==> flow/design.v <==
`default_nettype none
`timescale 1ns / 1ps
module register(
    input wire [4:0] R_Addr_A,
    input wire [4:0] R_Addr_B,
    input wire [4:0] W_Addr,
    input wire [31:0] W_Data,
    output wire [31:0] R_Data_A,
    output wire [31:0] R_Data_B,
    input wire CLK,
    input wire RST,
    input wire WE
    );
reg [31:0] r [0:31];
assign R_Data_A = r[R_Addr_A];
assign R_Data_B = r[R_Addr_B];
integer i;
always @ (posedge RST or posedge CLK)
begin
	if (RST) begin
		for (i = 0; i < 32; i = i + 1)
			r[i] <= 0;
	end else begin
		if (WE && W_Addr) r[W_Addr] <= W_Data;
	end
end
endmodule
`default_nettype none
`timescale 1ns / 1ps
module ALU(
    input wire [31:0] A,
    input wire [31:0] B,
    input wire [2:0] ALU_OP,
	input wire RST,
    output reg [31:0] F,
    output reg ZF,
    output reg OF
    );
always @* begin
	if (RST) begin
		F = 0;
		ZF = 0;
		OF = 0;
	end else begin
		case (ALU_OP)
			0: begin F = A & B; OF = 0; end
			1: begin F = A | B; OF = 0; end
			2: begin F = A ^ B; OF = 0; end
			3: begin F = ~(A | B); OF = 0; end
			4: begin {OF, F} = A + B; end
			5: begin {OF, F} = A - B; end
			6: begin F = A < B; OF = 0; end
			7: begin {OF, F} = B << A; end
			default: begin F = 0; OF = 0; end
		endcase
		ZF = F == 0 ? 1: 0;
	end
end
endmodule
`default_nettype none
`timescale 1ns / 1ps
module opt(
    input wire [5:0] OP,
    input wire [5:0] func,
    output reg WE,
    output reg [2:0] ALU_OP
    );
always @* begin
	ALU_OP = 3'b000;
	if (!OP) begin
		WE = 1;
		case (func)
			6'b100000: ALU_OP = 3'b100;
			6'b100010: ALU_OP = 3'b101;
			6'b100100: ALU_OP = 3'b000;
			6'b100101: ALU_OP = 3'b001;
			6'b100110: ALU_OP = 3'b010;
			6'b100111: ALU_OP = 3'b011;
			6'b101011: ALU_OP = 3'b110;
			6'b000100: ALU_OP = 3'b111;
		endcase
	end else begin
		WE = 0;
	end
end
endmodule
`default_nettype none
`timescale 1ns / 1ps
module CPU(
    input wire CLK,
    input wire RST,
	output wire [31:0]ALU_OUT,
	output wire ALU_OF,
	output wire ALU_ZF,
	output wire [31:0] dbg_inst,
	output wire [31:0] dbg_a,
    output wire [31:0] dbg_b,
	output wire [2:0] dbg_op,
	output wire reg_write_enable,
	output wire [31:0]alu_output,
	output wire [5:0] inst_addr,
	input wire [31:0] inst_data
    );
reg [31:0] PC;  
always @(posedge CLK or posedge RST)
begin
	if (RST) PC <= 0;
	else begin
		PC <= PC + 4;
	end
end
reg [31:0]inst_code;
always @(posedge CLK or posedge RST)
begin
	if (RST) inst_code <= 0;
	else inst_code <= inst_data;
end
assign dbg_inst = inst_code;
assign inst_addr = PC[7:2];
wire [5:0]op = inst_code[31:26];
wire [4:0]rs = inst_code[25:21];
wire [4:0]rt = inst_code[20:16];
wire [4:0]rd = inst_code[15:11];
wire [5:0]shamt = inst_code[10:6];
wire [5:0]func = inst_code[5:0];
wire [31:0]alu_input_A, alu_input_B;
register r(
	.R_Addr_A(rs),
	.R_Addr_B(rt),
	.W_Addr(rd),
	.R_Data_A(alu_input_A),
	.R_Data_B(alu_input_B),
	.W_Data(alu_output),
	.CLK(CLK),
	.RST(RST),
	.WE(reg_write_enable)
);
wire [2:0]alu_op;
wire alu_of, alu_zf;
opt o(
	.OP(op),
	.func(func),
	.ALU_OP(alu_op),
	.WE(reg_write_enable)
);
ALU a(
	.ALU_OP(alu_op),
	.A(alu_input_A),
	.B(alu_input_B),
	.F(alu_output),
	.OF(alu_of),
	.ZF(alu_zf),
	.RST(RST)
);
assign ALU_OUT = alu_output;
assign ALU_OF = alu_of;
assign ALU_ZF = alu_zf;
assign dbg_a = alu_input_A;
assign dbg_b = alu_input_B;
assign dbg_op = alu_op;
endmodule
# Tool chain data of CPU
# The steps from the RTL of CPU to its reports follow in flow order.
# Lines are those of the file above, counted from 1.
# Cell names lack the library's common part.
design:
  top_module: "CPU"
  clock_port: "CLK"
  cell_library: "sky130hd"
  pvt_corner: "tt_025C_1v80"

# Word level
# Source: Yosys, flattened and elaborated. Widths are those after wreduce. Registers that Yosys merges into a memory's read port (data or address) are not register bits. Print and check cells do not count. Equal cells are merged and count once.
classes:
  addsub: 3
  n_mul: 0
  n_div: 0
  n_cmp: 1
  eq_ne: 107
  shift: 1
  mux: 12
  n_logic: 4
  n_reduce_logical: 40
ops:
  columns: ["cell", "count"]
  rows:
  - ["case mux 32 bit (select 32 bit)", 2]
  - ["case mux 32 bit (select 8 bit)", 1]
  - ["equality test 5 bit with constant B", 48]
  - ["equality test 5 x 4 -> 1 bit with constant B", 24]
  - ["AND reduction 2 bit", 32]
  - ["2-to-1 mux 32 bit", 2]
  - ["equality test 5 x 3 -> 1 bit with constant B", 12]
  - ["equality test 6 bit with constant B", 6]
  - ["adder 32 x 32 -> 33 bit", 1]
  - ["subtractor 32 x 32 -> 33 bit", 1]
  - ["<< shifter 32 x 32 -> 33 bit", 1]
  - ["adder 32 x 3 -> 32 bit with constant B", 1]
  - ["less-than comparator 32 bit", 1]
  - ["bitwise AND 32 bit", 1]
  - ["OR 32 bit", 1]
  - ["XOR 32 bit", 1]
  - ["NOT 32 bit", 1]
  - ["zero test 32 bit", 1]
  - ["equality test 5 x 2 -> 1 bit with constant B", 6]
  - ["case mux 3 bit (select 7 bit)", 1]
  - ["equality test 5 x 1 -> 1 bit with constant B", 3]
  - ["zero test 5 bit", 3]
  - ["equality test 3 bit with constant B", 4]
  - ["equality test 3 x 2 -> 1 bit with constant B", 2]
  - ["equality test 6 x 3 -> 1 bit with constant B", 1]
  - ["zero test 6 bit", 1]
  - ["logical AND 1 x 5 -> 1 bit", 1]
  - ["OR reduction 5 bit", 1]
# Other operator kinds: 5; their cells: 8.
word_totals:
  reg_bits: 1088
  latchBits: 0
  ramBits: 0
  romBits: 0
  clocked_rd_ports_x_width: 0
  mem_count: 0
  input_bits: 34
  out_inout_bits: 172
  wordCells: 202

# Depth
# Depth = most cells in a row (Yosys ltp): at word level without a register or memory, in the mapped netlist without a sequential cell, where the memories' decode and read muxes count.
logic_depth:
  depth_word: 9
  ABC_AREA: 0
  depth_mapped: 32
  ltp_nobuf: 24

# Mapped cells and area
# Yosys stat after the flow's synthesis: flattened, memories mapped to cells. It holds for the ABC_AREA given above (unset counts as 0); a run with the other value may have another netlist.
# Totals and module areas in this step are rounded.
by_type:
  columns: ["cell", "count", "area_total_um2"]
  rows:
  - ["dfrtp_1", 1062, 2.66E+04]
  - ["o21ai_0", 891, 4.46E+03]
  - ["nand2_1", 1180, 4.43E+03]
  - ["nand3_1", 660, 3.3E+03]
  - ["a22oi_1", 339, 2.54E+03]
  - ["clkbuf_1", 554, 2.08E+03]
  - ["and3_1", 308, 1.93E+03]
  - ["nand4_1", 212, 1.33E+03]
  - ["ha_1", 98, 1.23E+03]
  - ["nor2_1", 219, 822.038]
  - ["a2111oi_0", 86, 753.222]
  - ["mux2_2", 65, 731.952]
  - ["a21oi_1", 122, 610.586]
  - ["mux2i_1", 58, 580.557]
  - ["o21ai_1", 114, 570.547]
  - ["a22o_1", 60, 525.504]
  - ["buf_2", 102, 510.49]
  - ["inv_1", 124, 465.446]
# Not listed: further types 85, cells in them 869.
synth_totals:
  cells: 7123
  mapped_area_um2: 60100
  seqArea_um2: 26600
  ff_cells: 1062
  n_buf: 749
# The figures by module come from a second, unflattened synthesis with its own total; it is not the netlist above.
hier_totals:
  cells_unflattened: 5685
  area_unflattened_um2: 61000
# Rows give one instance, submodules left out.
by_module:
  columns: ["module", "instances", "n_cells", "mod_area_um2", "mod_seq_area_um2"]
  rows:
  - ["register", 1, 4385, 51400, 25600]
  - ["ALU", 1, 1199, 8110, 0.0]
  - ["CPU", 1, 81, 1270, 951]
  - ["opt", 1, 20, 133, 0.0]

# Path before layout
# OpenSTA on the mapped netlist: ideal clock, no wires. The path of least setup slack (recovery checks aside). Input and output delay are each 20% of the period. Register names are those of the netlist, which keeps one name where synthesis merged equal registers.
synth_path:
  kind: "input to output"
  from: "in RST"
  to: "out alu_output[27]"
  tclk_ns: 12.0
  input_delay_ns: 2.400
  out_delay_ns: 2.400
  t_first_pin_ns: 2.400
  arrival_ns: 37.747
  required_time_ns: 9.600
  setup_slack_ns: -28.147
  path_delay_ns: 35.347
  stages: 6
  n_path_buf: 4
  period_less_setup_slack_ns: 40.147
# "path_delay_ns" is the arrival time less input delay plus setup time.
# At an output port there is no setup time.
# "stages" counts driving pins, that of a launching flip-flop among them; a cell with two outputs on the path counts twice.
# "period_less_setup_slack_ns" is the clock period less the worst setup slack; recovery checks do not enter. This is arithmetic on one report: input and output delays are still those of the set period (20% each).
# The rows between start and end are the longest chain of elaborated cells between them; the timing report does not say that the signal goes this way. Where chains are equally long, one stands for them.
# Each line given opens the expression or statement behind the cell; cells for indexed reads and writes are added by Yosys, which also makes memories of some case tables.
synth_via:
  path_cell_list: "inv_1 buf_2 buf_1 and2_4 buf_6 buf_4"
  elab_chain_cells: 2
  cone_cells: 2
  lines_between: 1
  classes_between: "mux (2)"
synth_lines:
  columns: ["element", "line_no", "source"]
  rows:
  - ["start: declaration", 91, "input wire RST,"]
  - ["2-to-1 mux 32 bit x2", 40, "if (RST) begin"]
  - ["end: declaration", 100, "output wire [31:0]alu_output,"]
# Nets of the timed path that keep an RTL name, with a line that drives or declares them; the list need not be complete.
synth_named_nets:
  columns: ["net", "line_no"]
  rows:
  - ["ALU_OUT[27]", 40]

# Worst path after layout
# Path of least setup slack in the final report of flow run A (OpenROAD, finished layout, wires in). Where an end is a register, its clock arrival counts in the times.
layout_path:
  kind: "register to output"
  from: "reg inst_code[18]"
  to: "out alu_output[0]"
  tclk_ns: 16.6
  out_delay_ns: 3.32
  t_first_pin_ns: 0.82
  arrival_ns: 8.46
  required_time_ns: 13.28
  setup_slack_ns: 4.82
  stages: 26
  n_path_buf: 5
# The rows between start and end are the longest chain of elaborated cells between them; the timing report does not say that the signal goes this way. Where chains are equally long, one stands for them.
layout_via:
  path_cell_list: "dfrtp_2 clkbuf_8 or3b_1 nor2_4 buf_12 a22oi_1 nand3_1 o32a_1 ha_1 nor3_1 a2111oi_2 buf_4 o31ai_4 nand2_2 o31ai_4 a21oi_4 o311a_4 a21oi_2 a221oi_1 nor2b_2 o41ai_1 a21oi_1 nand2_1 buf_4 inv_1 clkdlybuf4s50_1"
  elab_chain_cells: 7
  cone_cells: 44
  classes_between: "add/sub (2); compare (1); eq/ne (31); shift (1); mux (4); logic (4); reduce/logical (1)"
layout_lines:
  columns: ["element", "line_no", "source"]
  rows:
  - ["start: declaration", 112, "reg [31:0]inst_code;"]
  - ["start: assignment", 115, "if (RST) inst_code <= 0;"]
  - ["start: assignment", 116, "else inst_code <= inst_data;"]
  - ["equality test 5 bit", 16, "assign R_Data_B = r[R_Addr_B];"]
  - ["case mux 32 bit (select 32 bit)", 16, null]
  - ["OR 32 bit", 49, "3: begin F = ~(A | B); OF = 0; end"]
  - ["NOT 32 bit", 49, null]
  - ["case mux 32 bit (select 8 bit)", 45, "case (ALU_OP)"]
  - ["2-to-1 mux 32 bit x2", 40, "if (RST) begin"]
  - ["end: declaration", 100, "output wire [31:0]alu_output,"]

# Measured results for CPU: 4 stored runs of the Yosys and OpenROAD flow on sky130hd. The settings differ; the order carries no meaning. The constraints put input and output delay at 20% of the set period each and load the outputs with 0.01 pF.
# "clock_period_reached_ns" is the run's clock period less its worst setup slack. It is reckoned from that one timing run; input and output delays stay at 20% of the period that was set.
# "worst_path_time_ns" = time allowed to the worst setup path (clock period - input delay - output delay, where it has them) - its slack; a late launch clock adds to it, a late capture clock takes from it.
# By "final_power_w" is meant OpenSTA's value without simulated activity: inputs other than the clock are taken to toggle once in ten clock periods, and the tool carries that through the logic.
# Results are given in rounded form.
runs:
  - name: "flow run A"
    settings:
      ABC_AREA: 0
      CELL_PAD_IN_SITES_DETAIL_PLACEMENT: 1
      CELL_PAD_IN_SITES_GLOBAL_PLACEMENT: 2
      CORE_ASPECT_RATIO: 0.89
      CORE_MARGIN: 5
      CORE_UTILIZATION: 34
      CTS_CLUSTER_DIAMETER: 43
      GPL_ROUTABILITY_DRIVEN: 1
      MAX_ROUTING_LAYER: "met5"
      SETUP_SLACK_MARGIN: 4.81
      SLEW_MARGIN: 25
      period_ns: 16.6
      CAP_MARGIN: 20
    results:
      final_cell_area_um2: 73500
      yosys.chip_area_um2: 60100
      fin_tns_ns: 0.000
      final_power_w: 0.00873
      clock_period_reached_ns: 11.782
      fin_ws_ns: 4.82
      total_die_area_um2: 185000
      timing.hold.ws_ns: 0.402
      layout_utilization_pct: 41.8
      worst_path_time_ns: 8.46
      worstPathKind: "register to output"
  - name: "flow run B"
    settings:
      ABC_AREA: 0
      CELL_PAD_IN_SITES_DETAIL_PLACEMENT: 0
      CELL_PAD_IN_SITES_GLOBAL_PLACEMENT: 2
      CORE_ASPECT_RATIO: 0.82
      CORE_MARGIN: 10
      CORE_UTILIZATION: 61
      CTS_CLUSTER_DIAMETER: 43
      CTS_CLUSTER_SIZE: 10
      GPL_ROUTABILITY_DRIVEN: 0
      GPL_TIMING_DRIVEN: 1
      HOLD_SLACK_MARGIN: 0.09
      MAX_ROUTING_LAYER: "met5"
      MIN_ROUTING_LAYER: "met1"
      PLACE_DENSITY: 0.38
      SETUP_SLACK_MARGIN: 4.81
      SLEW_MARGIN: 25
      TNS_END_PERCENT: 75
      period_ns: 16.6
      CAP_MARGIN: 20
    outcome: "did not finish, placement stopped with GPL-0301"
  - name: "flow run C"
    settings:
      CAP_MARGIN: 10
      CELL_PAD_IN_SITES_DETAIL_PLACEMENT: 1
      CELL_PAD_IN_SITES_GLOBAL_PLACEMENT: 1
      CORE_UTILIZATION: 18
      CTS_CLUSTER_SIZE: 29
      GPL_ROUTABILITY_DRIVEN: 1
      MIN_ROUTING_LAYER: "met1"
      PLACE_DENSITY_LB_ADDON: 0.01
      SETUP_SLACK_MARGIN: 1.16
      period_ns: 9.44
      CORE_MARGIN: 2
      SLEW_MARGIN: 20
    results:
      final_power_w: 0.0158
      layout_utilization_pct: 25.0
      clock_period_reached_ns: 9.125
      yosys.chip_area_um2: 60100
      worst_path_time_ns: 7.24
      worstPathKind: "register to output"
      fin_tns_ns: 0.000
      total_die_area_um2: 339000
      timing.hold.ws_ns: 0.404
      fin_ws_ns: 0.315
      final_cell_area_um2: 83200
  - name: "flow run D"
    settings:
      CELL_PAD_IN_SITES_DETAIL_PLACEMENT: 1
      CELL_PAD_IN_SITES_GLOBAL_PLACEMENT: 2
      CORE_UTILIZATION: 30
      GPL_ROUTABILITY_DRIVEN: 1
      PLACE_DENSITY: 0.45
      SETUP_SLACK_MARGIN: 1.87
      period_ns: 11.5
      CAP_MARGIN: 20
      CORE_MARGIN: 2
      SLEW_MARGIN: 20
    results:
      fin_ws_ns: 1.77
      final_power_w: 0.0119
      layout_utilization_pct: 37.8
      yosys.chip_area_um2: 60100
      timing.hold.ws_ns: 0.404
      final_cell_area_um2: 75400
      clock_period_reached_ns: 9.732
      total_die_area_um2: 204000
      worst_path_time_ns: 7.43
      worstPathKind: "register to output"
      fin_tns_ns: 0.000
